==> flow/design.v <==
`timescale 1ns / 1ps
module bpm_from_interval(
    input [31:0] counter, 			   
	 input wire [7:0] default_bpm,   
    output wire [7:0] counted_bpm   
    );
	assign counted_bpm = (counter < 32'd23529 ) ? 254 :  
								(counter < 32'd23622 ) ? 253 :  
								(counter < 32'd23715 ) ? 252 :  
								(counter < 32'd23809 ) ? 251 : 
								(counter < 32'd23904 ) ? 250 :
								(counter < 32'd24000 ) ? 249 :
								(counter < 32'd24096 ) ? 248 :
								(counter < 32'd24193 ) ? 247 :
								(counter < 32'd24291 ) ? 246 :
								(counter < 32'd24390 ) ? 245 :
								(counter < 32'd24489 ) ? 244 :
								(counter < 32'd24590 ) ? 243 :
								(counter < 32'd24691 ) ? 242 :
								(counter < 32'd24793 ) ? 241 :
								(counter < 32'd24896 ) ? 240 :
								(counter < 32'd25000 ) ? 239 :
								(counter < 32'd25104 ) ? 238 :
								(counter < 32'd25210 ) ? 237 :
								(counter < 32'd25316 ) ? 236 :
								(counter < 32'd25423 ) ? 235 :
								(counter < 32'd25531 ) ? 234 :
								(counter < 32'd25641 ) ? 233 :
								(counter < 32'd25751 ) ? 232 :
								(counter < 32'd25862 ) ? 231 :
								(counter < 32'd25974 ) ? 230 :
								(counter < 32'd26086 ) ? 229 :
								(counter < 32'd26200 ) ? 228 :
								(counter < 32'd26315 ) ? 227 :
								(counter < 32'd26431 ) ? 226 :
								(counter < 32'd26548 ) ? 225 :
								(counter < 32'd26666 ) ? 224 :
								(counter < 32'd26785 ) ? 223 :
								(counter < 32'd26905 ) ? 222 :
								(counter < 32'd27027 ) ? 221 :
								(counter < 32'd27149 ) ? 220 :
								(counter < 32'd27272 ) ? 219 :
								(counter < 32'd27397 ) ? 218 :
								(counter < 32'd27522 ) ? 217 :
								(counter < 32'd27649 ) ? 216 :
								(counter < 32'd27777 ) ? 215 :
								(counter < 32'd27906 ) ? 214 :
								(counter < 32'd28037 ) ? 213 :
								(counter < 32'd28169 ) ? 212 :
								(counter < 32'd28301 ) ? 211 :
								(counter < 32'd28436 ) ? 210 :
								(counter < 32'd28571 ) ? 209 :
								(counter < 32'd28708 ) ? 208 :
								(counter < 32'd28846 ) ? 207 :
								(counter < 32'd28985 ) ? 206 :
								(counter < 32'd29126 ) ? 205 :
								(counter < 32'd29268 ) ? 204 :
								(counter < 32'd29411 ) ? 203 :
								(counter < 32'd29556 ) ? 202 :
								(counter < 32'd29702 ) ? 201 :
								(counter < 32'd29850 ) ? 200 :
								(counter < 32'd30000 ) ? 199 :
								(counter < 32'd30150 ) ? 198 :
								(counter < 32'd30303 ) ? 197 :
								(counter < 32'd30456 ) ? 196 :
								(counter < 32'd30612 ) ? 195 :
								(counter < 32'd30769 ) ? 194 :
								(counter < 32'd30927 ) ? 193 :
								(counter < 32'd31088 ) ? 192 :
								(counter < 32'd31250 ) ? 191 :
								(counter < 32'd31413 ) ? 190 :
								(counter < 32'd31578 ) ? 189 :
								(counter < 32'd31746 ) ? 188 :
								(counter < 32'd31914 ) ? 187 :
								(counter < 32'd32085 ) ? 186 :
								(counter < 32'd32258 ) ? 185 :
								(counter < 32'd32432 ) ? 184 :
								(counter < 32'd32608 ) ? 183 :
								(counter < 32'd32786 ) ? 182 :
								(counter < 32'd32967 ) ? 181 :
								(counter < 32'd33149 ) ? 180 :
								(counter < 32'd33333 ) ? 179 :
								(counter < 32'd33519 ) ? 178 :
								(counter < 32'd33707 ) ? 177 :
								(counter < 32'd33898 ) ? 176 :
								(counter < 32'd34090 ) ? 175 :
								(counter < 32'd34285 ) ? 174 :
								(counter < 32'd34482 ) ? 173 :
								(counter < 32'd34682 ) ? 172 :
								(counter < 32'd34883 ) ? 171 :
								(counter < 32'd35087 ) ? 170 :
								(counter < 32'd35294 ) ? 169 :
								(counter < 32'd35502 ) ? 168 :
								(counter < 32'd35714 ) ? 167 :
								(counter < 32'd35928 ) ? 166 :
								(counter < 32'd36144 ) ? 165 :
								(counter < 32'd36363 ) ? 164 :
								(counter < 32'd36585 ) ? 163 :
								(counter < 32'd36809 ) ? 162 :
								(counter < 32'd37037 ) ? 161 :
								(counter < 32'd37267 ) ? 160 :
								(counter < 32'd37500 ) ? 159 :
								(counter < 32'd37735 ) ? 158 :
								(counter < 32'd37974 ) ? 157 :
								(counter < 32'd38216 ) ? 156 :
								(counter < 32'd38461 ) ? 155 :
								(counter < 32'd38709 ) ? 154 :
								(counter < 32'd38961 ) ? 153 :
								(counter < 32'd39215 ) ? 152 :
								(counter < 32'd39473 ) ? 151 :
								(counter < 32'd39735 ) ? 150 :
								(counter < 32'd40000 ) ? 149 :
								(counter < 32'd40268 ) ? 148 :
								(counter < 32'd40540 ) ? 147 :
								(counter < 32'd40816 ) ? 146 :
								(counter < 32'd41095 ) ? 145 :
								(counter < 32'd41379 ) ? 144 :
								(counter < 32'd41666 ) ? 143 :
								(counter < 32'd41958 ) ? 142 :
								(counter < 32'd42253 ) ? 141 :
								(counter < 32'd42553 ) ? 140 :
								(counter < 32'd42857 ) ? 139 :
								(counter < 32'd43165 ) ? 138 :
								(counter < 32'd43478 ) ? 137 :
								(counter < 32'd43795 ) ? 136 :
								(counter < 32'd44117 ) ? 135 :
								(counter < 32'd44444 ) ? 134 :
								(counter < 32'd44776 ) ? 133 :
								(counter < 32'd45112 ) ? 132 :
								(counter < 32'd45454 ) ? 131 :
								(counter < 32'd45801 ) ? 130 :
								(counter < 32'd46153 ) ? 129 :
								(counter < 32'd46511 ) ? 128 :
								(counter < 32'd46875 ) ? 127 :
								(counter < 32'd47244 ) ? 126 :
								(counter < 32'd47619 ) ? 125 :
								(counter < 32'd48000 ) ? 124 :
								(counter < 32'd48387 ) ? 123 :
								(counter < 32'd48780 ) ? 122 :
								(counter < 32'd49180 ) ? 121 :
								(counter < 32'd49586 ) ? 120 :
								(counter < 32'd50000 ) ? 119 :
								(counter < 32'd50420 ) ? 118 :
								(counter < 32'd50847 ) ? 117 :
								(counter < 32'd51282 ) ? 116 :
								(counter < 32'd51724 ) ? 115 :
								(counter < 32'd52173 ) ? 114 :
								(counter < 32'd52631 ) ? 113 :
								(counter < 32'd53097 ) ? 112 :
								(counter < 32'd53571 ) ? 111 :
								(counter < 32'd54054 ) ? 110 :
								(counter < 32'd54545 ) ? 109 :
								(counter < 32'd55045 ) ? 108 :
								(counter < 32'd55555 ) ? 107 :
								(counter < 32'd56074 ) ? 106 :
								(counter < 32'd56603 ) ? 105 :
								(counter < 32'd57142 ) ? 104 :
								(counter < 32'd57692 ) ? 103 :
								(counter < 32'd58252 ) ? 102 :
								(counter < 32'd58823 ) ? 101 :
								(counter < 32'd59405 ) ? 100 :
								(counter < 32'd60000 ) ? 99 :
								(counter < 32'd60606 ) ? 98 :
								(counter < 32'd61224 ) ? 97 :
								(counter < 32'd61855 ) ? 96 :
								(counter < 32'd62500 ) ? 95 :
								(counter < 32'd63157 ) ? 94 :
								(counter < 32'd63829 ) ? 93 :
								(counter < 32'd64516 ) ? 92 :
								(counter < 32'd65217 ) ? 91 :
								(counter < 32'd65934 ) ? 90 :
								(counter < 32'd66666 ) ? 89 :
								(counter < 32'd67415 ) ? 88 :
								(counter < 32'd68181 ) ? 87 :
								(counter < 32'd68965 ) ? 86 :
								(counter < 32'd69767 ) ? 85 :
								(counter < 32'd70588 ) ? 84 :
								(counter < 32'd71428 ) ? 83 :
								(counter < 32'd72289 ) ? 82 :
								(counter < 32'd73170 ) ? 81 :
								(counter < 32'd74074 ) ? 80 :
								(counter < 32'd75000 ) ? 79 :
								(counter < 32'd75949 ) ? 78 :
								(counter < 32'd76923 ) ? 77 :
								(counter < 32'd77922 ) ? 76 :
								(counter < 32'd78947 ) ? 75 :
								(counter < 32'd80000 ) ? 74 :
								(counter < 32'd81081 ) ? 73 :
								(counter < 32'd82191 ) ? 72 :
								(counter < 32'd83333 ) ? 71 :
								(counter < 32'd84507 ) ? 70 :
								(counter < 32'd85714 ) ? 69 :
								(counter < 32'd86956 ) ? 68 :
								(counter < 32'd88235 ) ? 67 :
								(counter < 32'd89552 ) ? 66 :
								(counter < 32'd90909 ) ? 65 :
								(counter < 32'd92307 ) ? 64 :
								(counter < 32'd93750 ) ? 63 :
								(counter < 32'd95238 ) ? 62 :
								(counter < 32'd96774 ) ? 61 :
								(counter < 32'd98360 ) ? 60 :
								(counter < 32'd100000 ) ? 59 :
								(counter < 32'd101694 ) ? 58 :
								(counter < 32'd103448 ) ? 57 :
								(counter < 32'd105263 ) ? 56 :
								(counter < 32'd107142 ) ? 55 :
								(counter < 32'd109090 ) ? 54 :
								(counter < 32'd111111 ) ? 53 :
								(counter < 32'd113207 ) ? 52 :
								(counter < 32'd115384 ) ? 51 :
								(counter < 32'd117647 ) ? 50 :
								(counter < 32'd120000 ) ? 49 :
								(counter < 32'd122448 ) ? 48 :
								(counter < 32'd125000 ) ? 47 :
								(counter < 32'd127659 ) ? 46 :
								(counter < 32'd130434 ) ? 45 :
								(counter < 32'd133333 ) ? 44 :
								(counter < 32'd136363 ) ? 43 :
								(counter < 32'd139534 ) ? 42 :
								(counter < 32'd142857 ) ? 41 :
								(counter < 32'd146341 ) ? 40 :
								(counter < 32'd150000 ) ? 39 :
								(counter < 32'd153846 ) ? 38 :
								(counter < 32'd157894 ) ? 37 :
								(counter < 32'd162162 ) ? 36 :
								(counter < 32'd166666 ) ? 35 :
								(counter < 32'd171428 ) ? 34 :
								(counter < 32'd176470 ) ? 33 :
								(counter < 32'd181818 ) ? 32 :
								(counter < 32'd187500 ) ? 31 :
								(counter < 32'd193548 ) ? 30 : default_bpm;
endmodule
`timescale 1ns / 1ps
module bpmcalculator(
	 input wire clk,  		 	 	  
	 input wire rst,  		 	 	  
	 input wire tick,  		 	 	  
    input wire beat, 				  
	 input wire [7:0] default_bpm,  
    output wire [7:0] bpm_out  	  
    );
	parameter SMALLEST_ALLOWABLE_INTERVAL = 32'd23529;
	parameter LONGEST_ALLOWABLE_INTERVAL = 32'd200000;
	parameter STARTING_BPM = 8'd80; 
	reg [31:0] counter; 
	wire [7:0] counted_bpm; 
	reg [7:0] buffer[0:3]; 
	reg [1:0] oldest_index; 
	reg [9:0] bpm_sum; 
	reg prev_beat; 
	assign bpm_out = bpm_sum[9:2]; 
	bpm_from_interval bfi (
    .counter(counter), 
    .default_bpm(default_bpm), 
    .counted_bpm(counted_bpm)
    );
	always @(posedge clk) begin 
		if (rst) begin 
		bpm_sum <= STARTING_BPM*4; 
		buffer[0] <= STARTING_BPM; 
		buffer[1] <= STARTING_BPM; 
		buffer[2] <= STARTING_BPM; 
		buffer[3] <= STARTING_BPM; 
		counter <= 0; 
		oldest_index <= 0; 
		prev_beat <= 0; 
		end else if (!tick) begin 
		end else if ((counter > LONGEST_ALLOWABLE_INTERVAL) ||    
			 (beat && ~prev_beat && (counter >= SMALLEST_ALLOWABLE_INTERVAL)))   
		begin 
			bpm_sum <= bpm_sum + ({2'b00, counted_bpm} - {2'b00, buffer[oldest_index]}); 
			buffer[oldest_index] <= counted_bpm; 
			oldest_index <= (oldest_index == 3) ? 2'd0 : oldest_index+2'd1; 
			prev_beat <= 1; 
			counter <= 0; 
		end else begin 
			counter <= counter + 1; 
			prev_beat <= beat; 
		end 
	end
endmodule
`timescale 1ns / 1ps
module beatmaker(
	 input clk,
	 input rst,
    input signed [15:0] accel,
    output reg beat
    );
	reg signed [15:0] prev_accel; 
	always @(posedge clk) begin 
		if (rst) begin
			beat <= 0; 
			prev_accel <= 0; 
		end else if ( (accel > 10000 && prev_accel < 10000) || (accel < 10000 && prev_accel > 10000) ) begin
			beat <= ~beat;
			prev_accel <= accel;
		end else begin
			prev_accel <= accel;
		end
	end
endmodule
module BPM_lut(lookup, scaler);
	input [7:0] lookup;
	output [19:0] scaler;
	assign scaler =(lookup == 8'd1)   ? 10000 :
						(lookup == 8'd2)   ? 5000  :
						(lookup == 8'd3)   ? 3333  :
						(lookup == 8'd4)   ? 2500  :
						(lookup == 8'd5)   ? 2000  :
						(lookup == 8'd6)   ? 1667  :
						(lookup == 8'd7)   ? 1429  :
						(lookup == 8'd8)   ? 1250  :
						(lookup == 8'd9)   ? 1111  :
						(lookup == 8'd10)  ? 1000  :
						(lookup == 8'd11)  ? 909   :
						(lookup == 8'd12)  ? 833   : 
						(lookup == 8'd13)  ? 769   :
						(lookup == 8'd14)  ? 714   : 
						(lookup == 8'd15)  ? 667   :
						(lookup == 8'd16)  ? 625   :
						(lookup == 8'd17)  ? 588 :
						(lookup == 8'd18)  ? 556 :
						(lookup == 8'd19)  ? 526 : 
						(lookup == 8'd20)  ? 500 :
						(lookup == 8'd21)  ? 476 : 
						(lookup == 8'd22)  ? 455 :
						(lookup == 8'd23)  ? 435 :
						(lookup == 8'd24)  ? 417 :
						(lookup == 8'd25)  ? 400 :
						(lookup == 8'd26)  ? 385 :
						(lookup == 8'd27)  ? 370 :
						(lookup == 8'd28)  ? 357 :
						(lookup == 8'd29)  ? 345 :
						(lookup == 8'd30)  ? 333 : 
						(lookup == 8'd31)  ? 323 : 
						(lookup == 8'd32)  ? 313 :
						(lookup == 8'd33)  ? 303 :
						(lookup == 8'd34)  ? 294 :
						(lookup == 8'd35)  ? 286 :
						(lookup == 8'd36)  ? 278 :
						(lookup == 8'd37)  ? 270 :
						(lookup == 8'd38)  ? 263 :
						(lookup == 8'd39)  ? 256 :
						(lookup == 8'd40)  ? 250 :
						(lookup == 8'd41)  ? 244 :
						(lookup == 8'd42)  ? 238 :
						(lookup == 8'd43)  ? 233 :
						(lookup == 8'd44)  ? 227 :
						(lookup == 8'd45)  ? 222 :
						(lookup == 8'd46)  ? 217 :
						(lookup == 8'd47)  ? 213 :
						(lookup == 8'd48)  ? 208 :
						(lookup == 8'd49)  ? 204 :
						(lookup == 8'd50)  ? 200 :
						(lookup == 8'd51)  ? 196 :
						(lookup == 8'd52)  ? 192 : 
						(lookup == 8'd53)  ? 189 :
						(lookup == 8'd54)  ? 185 : 
						(lookup == 8'd55)  ? 182 :
						(lookup == 8'd56)  ? 179 :
						(lookup == 8'd57)  ? 175 : 
						(lookup == 8'd58)  ? 172 :
						(lookup == 8'd59)  ? 169 :
						(lookup == 8'd60)  ? 167 :
						(lookup == 8'd61)  ? 164 :
						(lookup == 8'd62)  ? 161 :
						(lookup == 8'd63)  ? 159 :
						(lookup == 8'd64)  ? 156 :
						(lookup == 8'd65)  ? 154 :
						(lookup == 8'd66)  ? 152 :
						(lookup == 8'd67)  ? 149 :
						(lookup == 8'd68)  ? 147 :
						(lookup == 8'd69)  ? 145 :
						(lookup == 8'd70)  ? 143 :
						(lookup == 8'd71)  ? 141 :
						(lookup == 8'd72)  ? 139 :
						(lookup == 8'd73)  ? 137 :
						(lookup == 8'd74)  ? 135 :
						(lookup == 8'd75)  ? 133 :
						(lookup == 8'd76)  ? 132 :
						(lookup == 8'd77)  ? 130 :
						(lookup == 8'd78)  ? 128 :
						(lookup == 8'd79)  ? 127 :
						(lookup == 8'd80)  ? 125 :
						(lookup == 8'd81)  ? 123 :
						(lookup == 8'd82)  ? 122 :
						(lookup == 8'd83)  ? 120 :
						(lookup == 8'd84)  ? 119 :
						(lookup == 8'd85)  ? 118 :
						(lookup == 8'd86)  ? 116 :
						(lookup == 8'd87)  ? 115 :
						(lookup == 8'd88)  ? 114 :
						(lookup == 8'd89)  ? 112 :
						(lookup == 8'd90)  ? 111 :
						(lookup == 8'd91)  ? 110 :
						(lookup == 8'd92)  ? 109 :
						(lookup == 8'd93)  ? 108 :
						(lookup == 8'd94)  ? 106 :
						(lookup == 8'd95)  ? 105 :
						(lookup == 8'd96)  ? 104 : 
						(lookup == 8'd97)  ? 103 :
						(lookup == 8'd98)  ? 102 :
						(lookup == 8'd99)  ? 101 :
						(lookup == 8'd100) ? 100 :
						(lookup == 8'd101) ? 99 : 
						(lookup == 8'd102) ? 98 :
						(lookup == 8'd103) ? 97 :
						(lookup == 8'd104) ? 96 :
						(lookup == 8'd105) ? 95 :
						(lookup == 8'd106) ? 94 :
						(lookup == 8'd107) ? 93 :
						(lookup == 8'd108) ? 93 :
						(lookup == 8'd109) ? 92 :
						(lookup == 8'd110) ? 91 :
						(lookup == 8'd111) ? 90 :
						(lookup == 8'd112) ? 89 :
						(lookup == 8'd113) ? 89 :
						(lookup == 8'd114) ? 88 :
						(lookup == 8'd115) ? 87 :
						(lookup == 8'd116) ? 86 :
						(lookup == 8'd117) ? 85 :
						(lookup == 8'd118) ? 85 :
						(lookup == 8'd119) ? 84 :
						(lookup == 8'd120) ? 83 :
						(lookup == 8'd121) ? 83 :
						(lookup == 8'd122) ? 82 :
						(lookup == 8'd123) ? 81 :
						(lookup == 8'd124) ? 81 :
						(lookup == 8'd125) ? 80 :
						(lookup == 8'd126) ? 79 :
						(lookup == 8'd127) ? 79 :
						(lookup == 8'd128) ? 78 :
						(lookup == 8'd129) ? 78 :
						(lookup == 8'd130) ? 77 :
						(lookup == 8'd131) ? 76 :
						(lookup == 8'd132) ? 76 :
						(lookup == 8'd133) ? 75 :
						(lookup == 8'd134) ? 75 :
						(lookup == 8'd135) ? 74 :
						(lookup == 8'd136) ? 74 :
						(lookup == 8'd137) ? 73 :
						(lookup == 8'd138) ? 72 :
						(lookup == 8'd139) ? 72 : 
						(lookup == 8'd140) ? 71 :
						(lookup == 8'd141) ? 71 :
						(lookup == 8'd142) ? 70 :
						(lookup == 8'd143) ? 70 :
						(lookup == 8'd144) ? 69 :
						(lookup == 8'd145) ? 69 :
						(lookup == 8'd146) ? 68 :
						(lookup == 8'd147) ? 68 :
						(lookup == 8'd148) ? 68 :
						(lookup == 8'd149) ? 67 :
						(lookup == 8'd150) ? 67 :
						(lookup == 8'd151) ? 66 :
						(lookup == 8'd152) ? 66 :
						(lookup == 8'd153) ? 65 :
						(lookup == 8'd154) ? 65 :
						(lookup == 8'd155) ? 65 :
						(lookup == 8'd156) ? 64 :
						(lookup == 8'd157) ? 64 :
						(lookup == 8'd158) ? 63 :
						(lookup == 8'd159) ? 63 :
						(lookup == 8'd160) ? 63 :
						(lookup == 8'd161) ? 62 :
						(lookup == 8'd162) ? 62 :
						(lookup == 8'd163) ? 61 :
						(lookup == 8'd164) ? 61 :
						(lookup == 8'd165) ? 61 : 
						(lookup == 8'd166) ? 60 :
						(lookup == 8'd167) ? 60 :
						(lookup == 8'd168) ? 60 :
						(lookup == 8'd169) ? 59 :
						(lookup == 8'd170) ? 59 :
						(lookup == 8'd171) ? 58 :
						(lookup == 8'd172) ? 58 :
						(lookup == 8'd173) ? 58 :
						(lookup == 8'd174) ? 57 :
						(lookup == 8'd175) ? 57 :
						(lookup == 8'd176) ? 57 :
						(lookup == 8'd177) ? 57 :
						(lookup == 8'd178) ? 56 :
						(lookup == 8'd179) ? 56 :
						(lookup == 8'd180) ? 56 :
						(lookup == 8'd181) ? 55 :
						(lookup == 8'd182) ? 55 :
						(lookup == 8'd183) ? 55 :
						(lookup == 8'd184) ? 54 :
						(lookup == 8'd185) ? 54 :
						(lookup == 8'd186) ? 54 :
						(lookup == 8'd187) ? 53 :
						(lookup == 8'd188) ? 53 :
						(lookup == 8'd189) ? 53 :
						(lookup == 8'd190) ? 53 :
						(lookup == 8'd191) ? 52 :
						(lookup == 8'd192) ? 52 :
						(lookup == 8'd193) ? 52 :
						(lookup == 8'd194) ? 52 :
						(lookup == 8'd195) ? 51 : 
						(lookup == 8'd196) ? 51 :
						(lookup == 8'd197) ? 51 :
						(lookup == 8'd198) ? 51 :
						(lookup == 8'd199) ? 50 :
						(lookup == 8'd200) ? 50 :
						(lookup == 8'd201) ? 50 :
						(lookup == 8'd202) ? 50 :
						(lookup == 8'd203) ? 49 :
						(lookup == 8'd204) ? 49 :
						(lookup == 8'd205) ? 49 :
						(lookup == 8'd206) ? 49 :
						(lookup == 8'd207) ? 48 :
						(lookup == 8'd208) ? 48 :
						(lookup == 8'd209) ? 48 :
						(lookup == 8'd210) ? 48 :
						(lookup == 8'd211) ? 47 :
						(lookup == 8'd212) ? 47 :
						(lookup == 8'd213) ? 47 :
						(lookup == 8'd214) ? 47 :
						(lookup == 8'd215) ? 47 :
						(lookup == 8'd216) ? 46 :
						(lookup == 8'd217) ? 46 :
						(lookup == 8'd218) ? 46 :
						(lookup == 8'd219) ? 46 :
						(lookup == 8'd220) ? 45 :
						(lookup == 8'd221) ? 45 : 
						(lookup == 8'd222) ? 45 :
						(lookup == 8'd223) ? 45 :
						(lookup == 8'd224) ? 45 :
						(lookup == 8'd225) ? 44 :
						(lookup == 8'd226) ? 44 :
						(lookup == 8'd227) ? 44 :
						(lookup == 8'd228) ? 44 :
						(lookup == 8'd229) ? 44 :
						(lookup == 8'd230) ? 43 :
						(lookup == 8'd231) ? 43 :
						(lookup == 8'd232) ? 43 :
						(lookup == 8'd233) ? 43 :
						(lookup == 8'd234) ? 43 :
						(lookup == 8'd235) ? 43 :
						(lookup == 8'd236) ? 42 :
						(lookup == 8'd237) ? 42 :
						(lookup == 8'd238) ? 42 :
						(lookup == 8'd239) ? 42 :
						(lookup == 8'd240) ? 42 :
						(lookup == 8'd241) ? 41 :
						(lookup == 8'd242) ? 41 :
						(lookup == 8'd243) ? 41 :
						(lookup == 8'd244) ? 41 :
						(lookup == 8'd245) ? 41 :
						(lookup == 8'd246) ? 41 :
						(lookup == 8'd247) ? 40 :
						(lookup == 8'd248) ? 40 : 
						(lookup == 8'd249) ? 40 :
						(lookup == 8'd250) ? 40 :
						(lookup == 8'd251) ? 40 :
						(lookup == 8'd252) ? 40 :
						(lookup == 8'd253) ? 40 :
						(lookup == 8'd254) ? 39 :
						(lookup == 8'd255) ? 39 :
						  20'hFFFFF;
endmodule
module BPM_prescaler(CLK, RST, TICK, BPM, slowCLK, slowRise);
	input CLK;
	input RST;
	input TICK;	 
	output slowRise;	 
	input [7:0] BPM;
	output reg slowCLK;
	wire [19:0] scaler;
	BPM_lut U1 (BPM, scaler);
	reg [19:0] counter;  
	wire [19:0] counter_inc = counter + 20'd1;
	assign slowRise = !RST && TICK && !slowCLK && (counter_inc >= scaler/2);
	always @ (posedge CLK) begin
		if (RST) begin
			counter <= 0;
			slowCLK <= 0;
		end else if (TICK) begin
		counter <= counter_inc;
		if (counter_inc >= scaler/2) begin
			counter <= 0;
			slowCLK <= ~slowCLK;
		end
		end
	end
endmodule
module  duration_lut (input [3:0] lookup, output [15:0] duration);
	parameter
		BREVE     			= 16'd48000,		 
		SEMIBREVE			= 16'd24000,		 
		DOTTED_MINIM		= 16'd18000,		 
		MINIM					= 16'd12000,		 
		DOTTED_CROTCHET	= 16'd9000,			 
		CROTCHET 			= 16'd6000,			 
		DOTTED_QUAVER 		= 16'd4500,			 
		QUAVER  				= 16'd3000,			 
		TUPLET				= 16'd2000,			 
		SEMIQUAVER			= 16'd1500,			 
		UNDEF					= 16'd1000;			 
	assign duration = (lookup == 4'd1)  ? SEMIQUAVER 	   :
						   (lookup == 4'd2)  ? TUPLET			   :
							(lookup == 4'd3)  ? QUAVER			   :
							(lookup == 4'd4)  ? DOTTED_QUAVER   :
							(lookup == 4'd5)  ? CROTCHET		   :
							(lookup == 4'd6)  ? DOTTED_CROTCHET :
							(lookup == 4'd7)  ? MINIM			   :
							(lookup == 4'd8)  ? DOTTED_MINIM	   :
							(lookup == 4'd9)  ? SEMIBREVE		   :
							(lookup == 4'd10) ? BREVE			   :
							    UNDEF			   ;
endmodule
module timing_controller (CLK, RST, TICK, BPM, MODE, NOTE, START, EN, DONE);
	input 				 CLK; 	 
	input 				 RST; 	 
	input 				 TICK; 	 
	input [1:0]		   MODE;		 
	input [3:0]			NOTE;		 
	input 			  START;     
	input [7:0] 	 	 BPM;		 
	output reg 			  EN;		 
	wire [15:0]	  DURATION;		 
	output reg 			DONE;		 
	reg [15:0] counter;
	parameter
		NORMAL   = 2'b00,
		STACCATO = 2'b01,
		SLURRED  = 2'b10,
		BPM_COMM = 2'b11;
	duration_lut dur_lut_blk (NOTE[3:0],  DURATION);
	wire slowCLK, slowRise;
	BPM_prescaler bpm_pre_blk (CLK, RST, TICK, BPM, slowCLK, slowRise);
	always @ (posedge CLK) begin
		if (RST) begin
			EN 	  <= 1;
			counter <= 0;
			DONE 	  <= 0;
		end else if (slowRise && START) begin
			DONE <= 0;
			counter <= counter + 1;
			case (MODE) 
				NORMAL  : begin if (counter <= DURATION/128*125) EN <= 1; else EN <= 0; end
				STACCATO: begin if (counter <= DURATION/128*102) EN <= 1; else EN <= 0; end
				SLURRED : begin if (counter <= DURATION)         EN <= 1; end
			endcase
			if (counter == DURATION) begin
				counter <= 0;
				DONE <= 1;
			end
		end
	end
endmodule
module sin_lut (input [5:0] lookup, output [7:0] value);
	assign value = (lookup == 6'd0)  ? 128 :
						(lookup == 6'd1)  ? 140 :
						(lookup == 6'd2)  ? 152 :
						(lookup == 6'd3)  ? 165 :
						(lookup == 6'd4)  ? 176 :
						(lookup == 6'd5)  ? 188 :
						(lookup == 6'd6)  ? 198 :
						(lookup == 6'd7)  ? 208 :
						(lookup == 6'd8)  ? 218 :
						(lookup == 6'd9)  ? 226 :
						(lookup == 6'd10) ? 234 :
						(lookup == 6'd11) ? 240 :
						(lookup == 6'd12) ? 245 :
						(lookup == 6'd13) ? 250 :
						(lookup == 6'd14) ? 253 :
						(lookup == 6'd15) ? 254 :
						(lookup == 6'd16) ? 255 :
						(lookup == 6'd17) ? 254 :
						(lookup == 6'd18) ? 253 :
						(lookup == 6'd19) ? 250 :
						(lookup == 6'd20) ? 245 :
						(lookup == 6'd21) ? 240 :
						(lookup == 6'd22) ? 234 :
						(lookup == 6'd23) ? 226 :
						(lookup == 6'd24) ? 218 :
						(lookup == 6'd25) ? 208 :
						(lookup == 6'd26) ? 198 :
						(lookup == 6'd27) ? 188 :
						(lookup == 6'd28) ? 176 : 
						(lookup == 6'd29) ? 165 : 
						(lookup == 6'd30) ? 152 :
						(lookup == 6'd31) ? 140 :
						(lookup == 6'd32) ? 128 :
						(lookup == 6'd33) ? 115 :
						(lookup == 6'd34) ? 103 :
						(lookup == 6'd35) ? 90  :
						(lookup == 6'd36) ? 79  :
						(lookup == 6'd37) ? 67  :
						(lookup == 6'd38) ? 57  : 
						(lookup == 6'd39) ? 47  :
						(lookup == 6'd40) ? 37  :
						(lookup == 6'd41) ? 29  :
						(lookup == 6'd42) ? 21  :
						(lookup == 6'd43) ? 15  :
						(lookup == 6'd44) ? 10  :
						(lookup == 6'd45) ? 5   :
						(lookup == 6'd46) ? 2   :
						(lookup == 6'd47) ? 1   :
						(lookup == 6'd48) ? 0   :
						(lookup == 6'd49) ? 1   :
						(lookup == 6'd50) ? 2   : 
						(lookup == 6'd51) ? 5   :
						(lookup == 6'd52) ? 10  :
						(lookup == 6'd53) ? 15  :
						(lookup == 6'd54) ? 21  :
						(lookup == 6'd55) ? 29  :
						(lookup == 6'd56) ? 37  :
						(lookup == 6'd57) ? 47  :
						(lookup == 6'd58) ? 57  :
						(lookup == 6'd59) ? 67  :
						(lookup == 6'd60) ? 79  : 
						(lookup == 6'd61) ? 90  : 
						(lookup == 6'd62) ? 103 :
						(lookup == 6'd63) ? 115 :
						  0  ;
endmodule
module tone_lut64 (input [5:0] tone, output [13:0] sixty_fourth_period);
	parameter
				REST= 14'd1000,	 
				C3  = 14'd11945,
				C3S = 14'd11275,
				D3  = 14'd10642,
				D3S = 14'd10045,
				E3  = 14'd9481,
				F3  = 14'd8949,
				F3S = 14'd8446,
				G3  = 14'd7972,
				G3S = 14'd7525,
				A3  = 14'd7103,
				A3S = 14'd6704,
				B3  = 14'd6328,
				C4  = 14'd5973,
				C4S = 14'd5638,
				D4  = 14'd5321,
				D4S = 14'd5022,
				E4  = 14'd4741,
				F4  = 14'd4475,
				F4S = 14'd4223,
				G4  = 14'd3986,
				G4S = 14'd3763,
				A4  = 14'd3552,
				A4S = 14'd3352,
				B4  = 14'd3164,
				C5  = 14'd2987,
				C5S = 14'd2819,
				D5  = 14'd2661,
				D5S = 14'd2511,
				E5  = 14'd2370,
				F5  = 14'd2237,
				F5S = 14'd2112,
				G5  = 14'd1993,
				G5S = 14'd1882,
				A5  = 14'd1776,
				A5S = 14'd1676,
				B5  = 14'd1582,
				C6  = 14'd1493,
				C6S = 14'd1410,
				D6  = 14'd1331,
				D6S = 14'd1256,
				E6  = 14'd1185,
				F6  = 14'd1119,
				F6S = 14'd1056,
				G6  = 14'd997,
				G6S = 14'd941,
				A6  = 14'd888,
				A6S = 14'd838,
				B6  = 14'd791;
	assign sixty_fourth_period =
										(tone == 6'd0)  ? REST:
									   (tone == 6'd1)  ? C3  :
									   (tone == 6'd2)  ? C3S :
									   (tone == 6'd3)  ? D3  :
										(tone == 6'd4)  ? D3S :
										(tone == 6'd5)  ? E3  :
										(tone == 6'd6)  ? F3  :
										(tone == 6'd7)  ? F3S :
										(tone == 6'd8)  ? G3  :
										(tone == 6'd9)  ? G3S :
										(tone == 6'd10)  ? A3  :
										(tone == 6'd11) ? A3S :
										(tone == 6'd12) ? B3  :
										(tone == 6'd13) ? C4  :
										(tone == 6'd14) ? C4S :
										(tone == 6'd15) ? D4  :
										(tone == 6'd16) ? D4S :
										(tone == 6'd17) ? E4  :
										(tone == 6'd18) ? F4  :
										(tone == 6'd19) ? F4S :
										(tone == 6'd20) ? G4  :
										(tone == 6'd21) ? G4S :
										(tone == 6'd22) ? A4  :
										(tone == 6'd23) ? A4S :
										(tone == 6'd24) ? B4  :
										(tone == 6'd25) ? C5  :
										(tone == 6'd26) ? C5S :
										(tone == 6'd27) ? D5  :
										(tone == 6'd28) ? D5S :
										(tone == 6'd29) ? E5  :
										(tone == 6'd30) ? F5  :
										(tone == 6'd31) ? F5S :
										(tone == 6'd32) ? G5  :
										(tone == 6'd33) ? G5S :
										(tone == 6'd34) ? A5  :
										(tone == 6'd35) ? A5S :
										(tone == 6'd36) ? B5  :
										(tone == 6'd37) ? C6  :
										(tone == 6'd38) ? C6S :
										(tone == 6'd39) ? D6  :
										(tone == 6'd40) ? D6S :
										(tone == 6'd41) ? E6  :
										(tone == 6'd42) ? F6  :
										(tone == 6'd43) ? F6S :
										(tone == 6'd44) ? G6  :
										(tone == 6'd45) ? G6S :
										(tone == 6'd46) ? A6  :
										(tone == 6'd47) ? A6S :
										(tone == 6'd48) ? B6  :
										   0 ;
endmodule
module pwm (input CLK, input RST, input [7:0] duty, input [3:0] VOL, output P);
	reg [11:0] counter;
	reg [11:0] latched_comp;
	assign P = (counter[11:0] < latched_comp) ? 1 : 0;
	always @ (posedge CLK) begin
		if (RST) begin
		counter <= 0;
		latched_comp <= 0;
		end else begin
		counter <= counter + 1;
		if (counter == 12'hFFF) begin
			latched_comp <= VOL*duty;
		end
		end
	end	
endmodule
module tone(CLK, RST, TONE, EN, VOL, P);
	input 				 CLK;		 
	input 				 RST;		 
	input 		[5:0] TONE; 	 
	input					  EN;		 
	input			[3:0]  VOL;		 
	output 					P;		 
	reg [5:0] lookup_value;		 
	wire [13:0] 	 period;			 
	wire [7:0] 	  duty_cmp;
	reg [13:0] 		counter;			 
	parameter TONE_MAX = 6'd48;
	pwm pwm_block (CLK, RST, duty_cmp, VOL, P);
	tone_lut64 tone_lut_block (TONE, period);
	sin_lut sin_lut_block (lookup_value, duty_cmp);
	parameter counter_max = 14'd11945;
	always @(posedge CLK) begin
		if (RST) begin
			counter <= 0;
			lookup_value <= 0;
		end else if (EN && (VOL != 4'h0) && (TONE != 6'd0 && TONE <= TONE_MAX)) begin
			counter <= counter + 1;
			if (counter > counter_max) counter <= 0;
			if (counter >= period) begin
				counter <= 14'd0;
				lookup_value <= lookup_value + 1;
			end	
		end
	end
endmodule
module byte_to_BCD(input [7:0] bin, output reg [11:0] BCD);
   reg [19:0] shift;
   integer i;
   always @(*)
   begin
      shift[19:8] = 0;
      shift[7:0] = bin;
      for (i=0; i<8; i=i+1) begin
         if (shift[11:8] >= 5)
            shift[11:8] = shift[11:8] + 3;
         if (shift[15:12] >= 5)
            shift[15:12] = shift[15:12] + 3;
         if (shift[19:16] >= 5)
            shift[19:16] = shift[19:16] + 3;
         shift = shift << 1;
      end
		BCD[11:0] = shift[19:8];
   end
endmodule
module bcdtoseg(nLT, nRBI, A3, A2, A1, A0, nBI,
				nRBO, nA, nB, nC, nD, nE, nF, nG);
	input  nLT, nRBI, A3, A2, A1, A0, nBI;
	output nRBO, nA, nB, nC, nD, nE, nF, nG;
	wire  [3:0] SEGIN;
	reg   [6:0] nSEGOUT;
	assign   SEGIN[3] = A3;
	assign   SEGIN[2] = A2;
	assign   SEGIN[1] = A1;
	assign   SEGIN[0] = A0;
	assign   nA = nSEGOUT[6];
	assign   nB = nSEGOUT[5];
	assign   nC = nSEGOUT[4];
	assign   nD = nSEGOUT[3];
	assign   nE = nSEGOUT[2];
	assign   nF = nSEGOUT[1];
	assign   nG = nSEGOUT[0];
	assign nRBO = ~(~nBI || (~nRBI && (SEGIN == 4'd0) && nLT));
	always @ (nRBO or nLT or SEGIN) begin
		if (~nRBO) begin
			nSEGOUT = ~7'b0000000; 
		end else if (~nLT) begin
			nSEGOUT = ~7'b1111111; 
		end else begin 
			case (SEGIN)
				4'd0:     nSEGOUT = ~7'b1111110; 
				4'd1:     nSEGOUT = ~7'b0110000;
				4'd2:     nSEGOUT = ~7'b1101101;
				4'd3:     nSEGOUT = ~7'b1111001;
				4'd4:     nSEGOUT = ~7'b0110011;
				4'd5:     nSEGOUT = ~7'b1011011;
				4'd6:     nSEGOUT = ~7'b1011111;
				4'd7:     nSEGOUT = ~7'b1110000;
				4'd8:     nSEGOUT = ~7'b1111111;
				4'd9:     nSEGOUT = ~7'b1111011;
				4'hF:		 nSEGOUT = ~7'b1100111;	 
				default:  nSEGOUT = ~7'b0000000;
			endcase
		end
	end
endmodule
module display(CLK, RST, BPM, PLAY, SEGA, SEGD);
	input 			CLK;		 
	input 			RST;		 
	input [7:0]		BPM;		 
	input 		  PLAY;		 
	output reg [3:0] 	SEGA; 		 
	output [7:0] 	SEGD; 		    
	wire [11:0] BCD;
	reg [3:0]			CURRENT_DIG; 
	byte_to_BCD btb_blk (BPM, BCD);
	bcdtoseg seg_disp_blk (1'b1, 1'b1, CURRENT_DIG[3], CURRENT_DIG[2], CURRENT_DIG[1], CURRENT_DIG[0], 1'b1,  
				, SEGD[7], SEGD[6], SEGD[5], SEGD[4], SEGD[3], SEGD[2], SEGD[1]);
	assign SEGD[0] = 1;
	reg [16:0] waveCount;
	wire [16:0] waveNext = waveCount + 17'd1;
	parameter
		KHZ_WAVE = 17'd100000,  
		DISP_D0  = ~4'b0001,
		DISP_D1  = ~4'b0010,
		DISP_D2  = ~4'b0100,
		DISP_D3  = ~4'b1000,
		DISP_OFF = ~4'b0000;
	always @(posedge CLK) begin
		if (RST) begin
		waveCount <= 0;
		SEGA <= ~4'h0;
		CURRENT_DIG[3:0] <= 4'h0;
		end else begin
		waveCount <= waveNext;
	if (waveNext < KHZ_WAVE/4) begin
			if (~PLAY)  begin
				SEGA <= DISP_D0;
				CURRENT_DIG <= 4'hF;
			end else begin
				SEGA <= DISP_OFF;
				CURRENT_DIG <= 4'd0;
			end
		end else if (waveNext < KHZ_WAVE/2) begin
			SEGA <= DISP_D1;
			CURRENT_DIG <= BCD[11:8];
		end else if (waveNext < KHZ_WAVE*3/4) begin
			SEGA <= DISP_D2;
			CURRENT_DIG <= BCD[7:4];
		end else if (waveNext < KHZ_WAVE)begin
			SEGA <= DISP_D3;
			CURRENT_DIG <= BCD[3:0];		
		end else 
			waveCount <= 0;
		end
	end
endmodule
`timescale 1ns / 1ps
module double_thermometer(
    input signed [15:0] accel,
    output wire [7:0] out
    );
	 assign out = 	(accel == 16'd0)     ? 8'b00011000 :
						(accel < -16'd24576) ? 8'b10000000 : 
						(accel < -16'd16384) ? 8'b01000000 : 
						(accel < -16'd8192 ) ? 8'b00100000 : 
						(accel <  16'd0    ) ? 8'b00010000 : 
						(accel <  16'd8192 ) ? 8'b00001000 : 
						(accel <  16'd16384) ? 8'b00000100 : 
						(accel <  16'd24576) ? 8'b00000010 : 8'b00000001;
endmodule
`timescale 1ns / 1ps
module audio_core(
	input clk,          
	input rst,          
	input tick,         
	input tick_1m,      
	input [15:0] accel_z,     
	input accel_valid,        
	output wire beat,   
	output [7:0] LED,   
	input PB_PLY, 	     
	input [3:0]  VOL,	  
	output P,		     
	output [3:0] SEGA,  
	output [7:0] SEGD,  
	output [7:0] BPM,   
	input [15:0] DATA,	  
	output note_req,      
	output song_end       
	);
	parameter
		NORMAL   = 2'b00,
		STACCATO = 2'b01,
		SLURRED  = 2'b10,
		BPM_COMM = 2'b11;
	reg [15:0] accel_out;        
	wire  [1:0] MODE;    
	wire  [3:0] NOTE;	   
	wire  [5:0] TONE;	   
	wire        DONE;   
	wire 	  END_SONG;
	wire 			  EN;
	reg PLAY;
	wire [7:0] DEFAULT_BPM = 8'd80;  
	reg LATCH_PB_PLY;      
	always @(posedge clk) begin
		if (rst) begin
			PLAY <= 0;
			LATCH_PB_PLY <= 0;
		end else begin
			if (PB_PLY && ~LATCH_PB_PLY)
				PLAY <= ~PLAY;
			LATCH_PB_PLY <= PB_PLY;
		end
	end
	always @ (posedge clk) begin
		if (rst)
			accel_out <= 0;
		else if (accel_valid)
			accel_out <= accel_z; 
	end
	assign MODE 	 = (DATA[15:14] == BPM_COMM) ? NORMAL :  DATA[15:14];
	assign NOTE 	 = (DATA[15:14] == BPM_COMM) ? 4'b0	 :  DATA[3:0];
	assign TONE 	 = DATA[13:8];
	assign END_SONG = PLAY && (DATA[15:14] == BPM_COMM) && (DATA[7:0] == 0);
	assign song_end = END_SONG;
	assign note_req = DONE & PLAY;
	double_thermometer LED_display (
		.accel(accel_out), 
		.out(LED)
		);
	beatmaker bm (
		 .clk(clk), 
		 .rst(rst),
		 .accel(accel_out), 
		 .beat(beat)
		 );
	bpmcalculator bpmcalc (
		.clk(clk), 
		.rst(rst),
		.tick(tick),
		.beat(beat), 
		.default_bpm(DEFAULT_BPM),
		.bpm_out(BPM)
	);
	timing_controller timing_ctrl_blk (clk, rst, tick_1m, BPM, MODE, NOTE, PLAY, EN, DONE);
	display  disp_blk (clk, rst, BPM, PLAY, SEGA, SEGD);
	tone     tone_blk (clk, rst, TONE, EN & PLAY ,VOL, P);
endmodule
== Reports on audio_core ==
What the tools print for audio_core, step after step.
Lines are those of the file above, counted from 1.
Cell names lack the library's common part.
The mark - stands for no value.
Set-up
  top module: audio_core
  clock: clk
  library: sky130hd
  timing corner: tt_025C_1v80

== After elaboration ==
Counts by Yosys on the flattened word-level netlist (proc, flatten, opt, wreduce; memories kept). Print and check cells are left out. Cells with the same type and inputs are merged into one.
Memory sizes are those after Yosys's memory passes, which may raise the word count (mostly to a power of two), join words into wider ones and drop unused or constant bits.
Word-level totals
  register bits: 188
  bits in latches: 0
  bits in writable memories: 32
  ROM bits: 112
  memories: 2
  input bits: 42
  output and inout port bits: 32
Operators by class
  add/subtract/negate cells: 28
  $mul: 3
  div/mod/pow operators: 0
  order comparisons: 268
  equal/unequal tests: 383
  shift operators: 0
  mux-type cells: 675
  bitwise gates (word level): 7
  reductions and logical operators: 32
Memory list
  (no name shown): words 16, bits a word 7, line 911  | case (SEGIN)
  bpmcalc.buffer: words 4, bits a word 8, line 247  | reg [7:0] buffer[0:3];
Operators with widths (number)
  2-to-1 mux 20 bit: 256
  less-than comparator 32 x 16 -> 1 bit (second input constant): 92
  less-than comparator 32 x 15 -> 1 bit (second input constant): 72
  less-than comparator 32 x 17 -> 1 bit (second input constant): 46
  2-to-1 mux 8 bit: 171
  == test 8 bit (second input constant): 128
  2-to-1 mux 7 bit: 129
  == test 8 x 7 -> 1 bit (second input constant): 64
  less-than comparator 32 x 18 -> 1 bit (second input constant): 15
  2-to-1 mux 14 bit: 26
  == test 6 bit (second input constant): 49
  == test 8 x 6 -> 1 bit (second input constant): 32
  == test 6 x 5 -> 1 bit (second input constant): 32
  2-to-1 mux 16 bit: 11
  2-to-1 mux 11 bit: 12
  == test 8 x 5 -> 1 bit (second input constant): 16
  multiplier 9 x 7 -> 16 bit (second input constant): 1
  2-to-1 mux 4 bit: 25
  == test 6 x 4 -> 1 bit (second input constant): 16
  2-to-1 mux 12 bit: 8
  multiplier 9 x 6 -> 15 bit (second input constant): 1
  2-to-1 mux 17 bit: 4
  less-than comparator 16 x 15 -> 1 bit (second input constant): 4
  less-or-equal comparator 16 x 32 -> 1 bit: 2
  == test 8 x 4 -> 1 bit (second input constant): 8
  >= comparator 4 x 3 -> 1 bit (second input constant): 15
  2-to-1 mux 10 bit: 5
  less-than comparator 16 bit (second input constant): 3
Not listed: further kinds 64, cells in them 153.

== Logic depth ==
Yosys ltp: most cells in a row. Word level: on the elaborated netlist, between registers, memories and ports. Mapped: between sequential cells and ports; inverters and the memories' decode and read muxes count.
Logic depth
  word-level depth: 260
  ABC_AREA: 0
  depth in mapped cells: 33

== Synthesis result ==
Source: synth_stat.txt of the flow (Yosys; design flattened, memories mapped). It holds for the ABC_AREA given above (unset counts as 0); a run with the other value may have another netlist.
Synthesis totals
  standard cells after synthesis: 3930
  mapped area: 28109.5 µm²
  sequential part of the area: 4904.7 µm²
  flip-flop cells: 229
  buffer cells: 296
Cell types
  dfxtp_1: number 197, area in all 3.94E+03 µm²
  ha_1: number 223, area in all 2.79E+03 µm²
  a21oi_1: number 367, area in all 1.84E+03 µm²
  o21ai_0: number 340, area in all 1.7E+03 µm²
  nor2_1: number 410, area in all 1.54E+03 µm²
  nand2_1: number 334, area in all 1.25E+03 µm²
  fa_1: number 50, area in all 1000.96 µm²
  edfxtp_1: number 32, area in all 960.922 µm²
  clkbuf_1: number 214, area in all 803.27 µm²
  xnor2_1: number 79, area in all 691.914 µm²
  inv_1: number 183, area in all 686.909 µm²
  nand3_1: number 114, area in all 570.547 µm²
  nor3_1: number 93, area in all 465.446 µm²
  nand2b_1: number 73, area in all 456.688 µm²
  nor2b_1: number 72, area in all 450.432 µm²
  xor2_1: number 51, area in all 446.678 µm²
  a21o_1: number 58, area in all 435.418 µm²
  mux2i_1: number 40, area in all 400.384 µm²
Not listed: further types 94, cells in them 1000.
The figures by module come from a second, unflattened synthesis with its own total; it is not the netlist above.
Second synthesis, totals
  cell total of the unflattened synthesis: 4109
  area total of the unflattened synthesis: 30050.1 µm²
Each row is one instance without its submodules.
By module
  bpm_from_interval: instances 1, cells 1107, area 6185.9 µm², sequential area 0.0 µm²
  bpmcalculator: instances 1, cells 446, area 4357.9 µm², sequential area 1901.8 µm²
  timing_controller: instances 1, cells 491, area 4267.8 µm², sequential area 360.3 µm²
  BPM_lut: instances 1, cells 522, area 3054.2 µm², sequential area 0.0 µm²
  pwm: instances 1, cells 252, area 2104.5 µm², sequential area 480.5 µm²
  BPM_prescaler: instances 1, cells 233, area 1785.5 µm², sequential area 420.4 µm²
  display: instances 1, cells 205, area 1781.7 µm², sequential area 500.5 µm²
  tone: instances 1, cells 168, area 1378.8 µm², sequential area 400.4 µm²
  tone_lut64: instances 1, cells 168, area 1151.1 µm², sequential area 0.0 µm²
  byte_to_BCD: instances 1, cells 151, area 1076.0 µm², sequential area 0.0 µm²
  sin_lut: instances 1, cells 126, area 823.3 µm², sequential area 0.0 µm²
  audio_core: instances 1, cells 72, area 714.4 µm², sequential area 360.3 µm²
  beatmaker: instances 1, cells 61, area 679.4 µm², sequential area 340.3 µm²
  bcdtoseg: instances 1, cells 41, area 296.5 µm², sequential area 0.0 µm²
Modules not listed: 2.

== Worst setup path after synthesis ==
Source: OpenSTA report_checks on the synthesized netlist (no wires, ideal clock, input and output delay 20% of the period each), path of least setup slack; recovery checks are left aside. Register names are those of the netlist, which keeps one name where synthesis merged equal registers.
Timing path post-synthesis
  kind: input to register
  start: in DATA[0]
  end: reg timing_ctrl_blk.EN
  clock period: 10.0 ns
  input delay: 2.000 ns
  time at the first pin: 2.000 ns
  arrival: 7.723 ns
  data required time: 9.878 ns
  setup slack: 2.154 ns
  delay of the path: 5.845 ns
  stages on the path: 27
  synthesis period reached: 7.846 ns
"delay of the path" is the arrival time less input delay plus setup time.
"stages on the path" counts driving pins, that of a launching flip-flop among them; a cell with two outputs on the path counts twice.
"synthesis period reached" is the clock period less the worst setup slack; recovery checks do not enter. This is arithmetic on one report: input and output delays are still those of the set period (20% each).
The rows between start and end are the longest chain of elaborated cells between them; the timing report does not say that the signal goes this way. Where chains are equally long, one stands for them.
Each line given opens the expression or statement behind the cell; cells for indexed reads and writes are added by Yosys, which also makes memories of some case tables.
A register here has more assigning lines than the two given.
Between the ends, post-synthesis
  path through: clkbuf_1 nor2_1 nand2_1 a211oi_1 inv_1 fa_1 fa_1 inv_1 fa_1 inv_1 fa_1 ha_1 o21ai_0 a21oi_1 o21ai_0 a21oi_1 o21ai_0 a21oi_1 o21a_1 nor2_1 o21ai_0 xnor2_1 ha_1 nand4_1 or3_1 a21oi_1 o31ai_1
  cells in the longest elaborated chain: 16
  elaborated cells between the ends (all ways): 32
  source lines of those cells: 15
  classes of those cells: mul: 2; compare: 3; eq/ne: 11; mux: 15; reduce/logical: 1
Ends and longest elaborated chain, post-synthesis
  start, declared: line 1009  | input [15:0] DATA,
  2-to-1 mux 4 bit: line 1045  | assign NOTE = (DATA[15:14] == BPM_COMM) ? 4'b0 : DATA[3:0];
  == test 4 bit: line 609  | (lookup == 4'd10) ? BREVE :
  2-to-1 mux 16 bit: line 609
  2-to-1 mux 16 bit: line 608  | (lookup == 4'd9) ? SEMIBREVE :
  2-to-1 mux 16 bit: line 607  | (lookup == 4'd8) ? DOTTED_MINIM :
  2-to-1 mux 16 bit: line 606  | (lookup == 4'd7) ? MINIM :
  2-to-1 mux 16 bit: line 605  | (lookup == 4'd6) ? DOTTED_CROTCHET :
  [... 2 more ...]
  2-to-1 mux 16 bit: line 602  | (lookup == 4'd3) ? QUAVER :
  2-to-1 mux 16 bit: line 601  | (lookup == 4'd2) ? TUPLET :
  2-to-1 mux 16 bit: line 600  | assign duration = (lookup == 4'd1) ? SEMIQUAVER :
  multiplier 9 x 6 -> 15 bit: line 642  | STACCATO: begin if (counter <= DURATION/128*102) EN <= 1; else EN <= 0; end
  less-or-equal comparator 16 x 32 -> 1 bit: line 642
  2-to-1 mux 1 bit: line 642
  parallel mux 1 bit (select 3 bit): line 640  | case (MODE)
  end, assigned: line 641  | NORMAL : begin if (counter <= DURATION/128*125) EN <= 1; else EN <= 0; end
  end, assigned: line 642
  end, declared: line 620  | output reg EN;

== Path in the finished layout ==
From the final timing report of stored run 2: the path of least setup slack in the routed layout; clock arrival at registers is part of the times.
Timing path post-layout
  kind: input to register
  start: in DATA[0]
  end: reg timing_ctrl_blk.EN
  clock period: 8.77 ns
  input delay: 1.75 ns
  time at the first pin: 1.75 ns
  arrival: 8.43 ns
  data required time: 9.24 ns
  setup slack: 0.81 ns
  stages on the path: 27
The rows between start and end are the longest chain of elaborated cells between them; the timing report does not say that the signal goes this way. Where chains are equally long, one stands for them.
A register here has more assigning lines than the two given.
Between the ends, post-layout
  path through: clkdlybuf4s50_1 nand2b_1 nand2b_1 a21boi_0 or2_2 fa_1 fa_1 inv_1 fa_1 inv_1 fa_1 ha_1 o21ai_0 a21oi_1 o21ai_1 a21oi_1 o21ai_0 a21oi_1 o21a_1 nor2_1 o21ai_0 xnor2_1 ha_1 nand4_1 or3_1 a21oi_1 o31ai_1
  cells in the longest elaborated chain: 16
  elaborated cells between the ends (all ways): 32
  source lines of those cells: 15
  classes of those cells: mul: 2; compare: 3; eq/ne: 11; mux: 15; reduce/logical: 1
Ends and longest elaborated chain, post-layout
  start, declared: line 1009  | input [15:0] DATA,
  2-to-1 mux 4 bit: line 1045  | assign NOTE = (DATA[15:14] == BPM_COMM) ? 4'b0 : DATA[3:0];
  == test 4 bit: line 609  | (lookup == 4'd10) ? BREVE :
  2-to-1 mux 16 bit: line 609
  2-to-1 mux 16 bit: line 608  | (lookup == 4'd9) ? SEMIBREVE :
  2-to-1 mux 16 bit: line 607  | (lookup == 4'd8) ? DOTTED_MINIM :
  2-to-1 mux 16 bit: line 606  | (lookup == 4'd7) ? MINIM :
  2-to-1 mux 16 bit: line 605  | (lookup == 4'd6) ? DOTTED_CROTCHET :
  [... 2 more ...]
  2-to-1 mux 16 bit: line 602  | (lookup == 4'd3) ? QUAVER :
  2-to-1 mux 16 bit: line 601  | (lookup == 4'd2) ? TUPLET :
  2-to-1 mux 16 bit: line 600  | assign duration = (lookup == 4'd1) ? SEMIQUAVER :
  multiplier 9 x 6 -> 15 bit: line 642  | STACCATO: begin if (counter <= DURATION/128*102) EN <= 1; else EN <= 0; end
  less-or-equal comparator 16 x 32 -> 1 bit: line 642
  2-to-1 mux 1 bit: line 642
  parallel mux 1 bit (select 3 bit): line 640  | case (MODE)
  end, assigned: line 641  | NORMAL : begin if (counter <= DURATION/128*125) EN <= 1; else EN <= 0; end
  end, assigned: line 642
  end, declared: line 620  | output reg EN;

Design audio_core on sky130hd. What follows are 5 stored runs of the flow, each under its own settings; their order means nothing. The constraints put input and output delay at 20% of the set period each and load the outputs with 0.01 pF.
By "achieved clock period (ns)" is meant the clock period of the run minus its worst setup slack. This is arithmetic on one report: input and output delays are still those of the set period (20% each).
"worst setup path time (ns)" means the part of the period allowed to the worst setup path (the constraints hold back 20% at inputs and 20% at outputs) less its slack; where the path has registers, the arrival times of their clocks count too.
By "finish__power__total" is meant OpenSTA's value without simulated activity: inputs other than the clock are taken to toggle once in ten clock periods, and the tool carries that through the logic.

settings of stored run 1
{
  "ABC_AREA": 1,
  "CAP_MARGIN": 15,
  "CELL_PAD_IN_SITES_DETAIL_PLACEMENT": 2,
  "CELL_PAD_IN_SITES_GLOBAL_PLACEMENT": 3,
  "CORE_ASPECT_RATIO": 0.57,
  "CTS_CLUSTER_DIAMETER": 77,
  "GPL_ROUTABILITY_DRIVEN": 0,
  "MAX_ROUTING_LAYER": "met4",
  "SETUP_SLACK_MARGIN": -0.5,
  "SLEW_MARGIN": 30,
  "TNS_END_PERCENT": 55,
  "period_ns": 5.7,
  "CORE_MARGIN": 2,
  "CORE_UTILIZATION": 40
}
report of stored run 1: did not finish, place, GPL-0301

settings of stored run 2
{
  "CAP_MARGIN": 30,
  "CELL_PAD_IN_SITES_GLOBAL_PLACEMENT": 3,
  "CORE_UTILIZATION": 16,
  "CTS_CLUSTER_DIAMETER": 143,
  "CTS_CLUSTER_SIZE": 33,
  "MAX_ROUTING_LAYER": "met5",
  "MIN_ROUTING_LAYER": "met2",
  "PLACE_DENSITY_LB_ADDON": 0.09,
  "SETUP_SLACK_MARGIN": 0.47,
  "period_ns": 8.77,
  "CORE_MARGIN": 2,
  "SLEW_MARGIN": 20
}
report of stored run 2
yosys chip area after synthesis (um^2): 28109.5
finish__design__die__area: 179052.0
finish__design__instance__area__stdcell: 33095.5
finish__design__instance__utilization: 0.1900
finish__timing__setup__ws: 0.812
finish__timing__setup__tns: 0.000
finish__timing__hold__ws: 0.484
finish__power__total: 2.795e-03
achieved clock period (ns): 7.958
worst setup path time (ns): 6.20
worst setup path kind: input to register

settings of stored run 3
{
  "CORE_UTILIZATION": 35,
  "PLACE_DENSITY": 0.55,
  "period_ns": 8.64,
  "CAP_MARGIN": 20,
  "CORE_MARGIN": 2,
  "SLEW_MARGIN": 20
}
report of stored run 3
yosys chip area after synthesis (um^2): 28109.5
finish__design__die__area: 82595.9
finish__design__instance__area__stdcell: 31036.0
finish__design__instance__utilization: 0.3916
finish__timing__setup__ws: 0.869
finish__timing__setup__tns: 0.000
finish__timing__hold__ws: 0.468
finish__power__total: 3.171e-03
achieved clock period (ns): 7.771
worst setup path time (ns): 6.04
worst setup path kind: input to register

settings of stored run 4
{
  "ABC_AREA": 1,
  "CAP_MARGIN": 35,
  "CORE_ASPECT_RATIO": 0.54,
  "CORE_MARGIN": 3,
  "CORE_UTILIZATION": 35,
  "CTS_CLUSTER_DIAMETER": 33,
  "GPL_ROUTABILITY_DRIVEN": 0,
  "GPL_TIMING_DRIVEN": 1,
  "PLACE_DENSITY_LB_ADDON": 0.0,
  "SETUP_SLACK_MARGIN": -0.11,
  "SLEW_MARGIN": 25,
  "period_ns": 10.0
}
report of stored run 4
yosys chip area after synthesis (um^2): 26791.9
finish__design__die__area: 80064.0
finish__design__instance__area__stdcell: 35207.5
finish__design__instance__utilization: 0.4712
finish__timing__setup__ws: -4.952
finish__timing__setup__tns: -53.064
finish__timing__hold__ws: 0.439
finish__power__total: 3.141e-03
achieved clock period (ns): 14.952
worst setup path time (ns): 14.95
worst setup path kind: register to register

settings of stored run 5
{
  "CAP_MARGIN": 35,
  "CELL_PAD_IN_SITES_DETAIL_PLACEMENT": 2,
  "GPL_ROUTABILITY_DRIVEN": 0,
  "HOLD_SLACK_MARGIN": 0.3,
  "MAX_ROUTING_LAYER": "met4",
  "TNS_END_PERCENT": 55,
  "period_ns": 10.2,
  "CORE_MARGIN": 2,
  "CORE_UTILIZATION": 40,
  "SLEW_MARGIN": 20
}
report of stored run 5: did not finish, route, GRT-0232
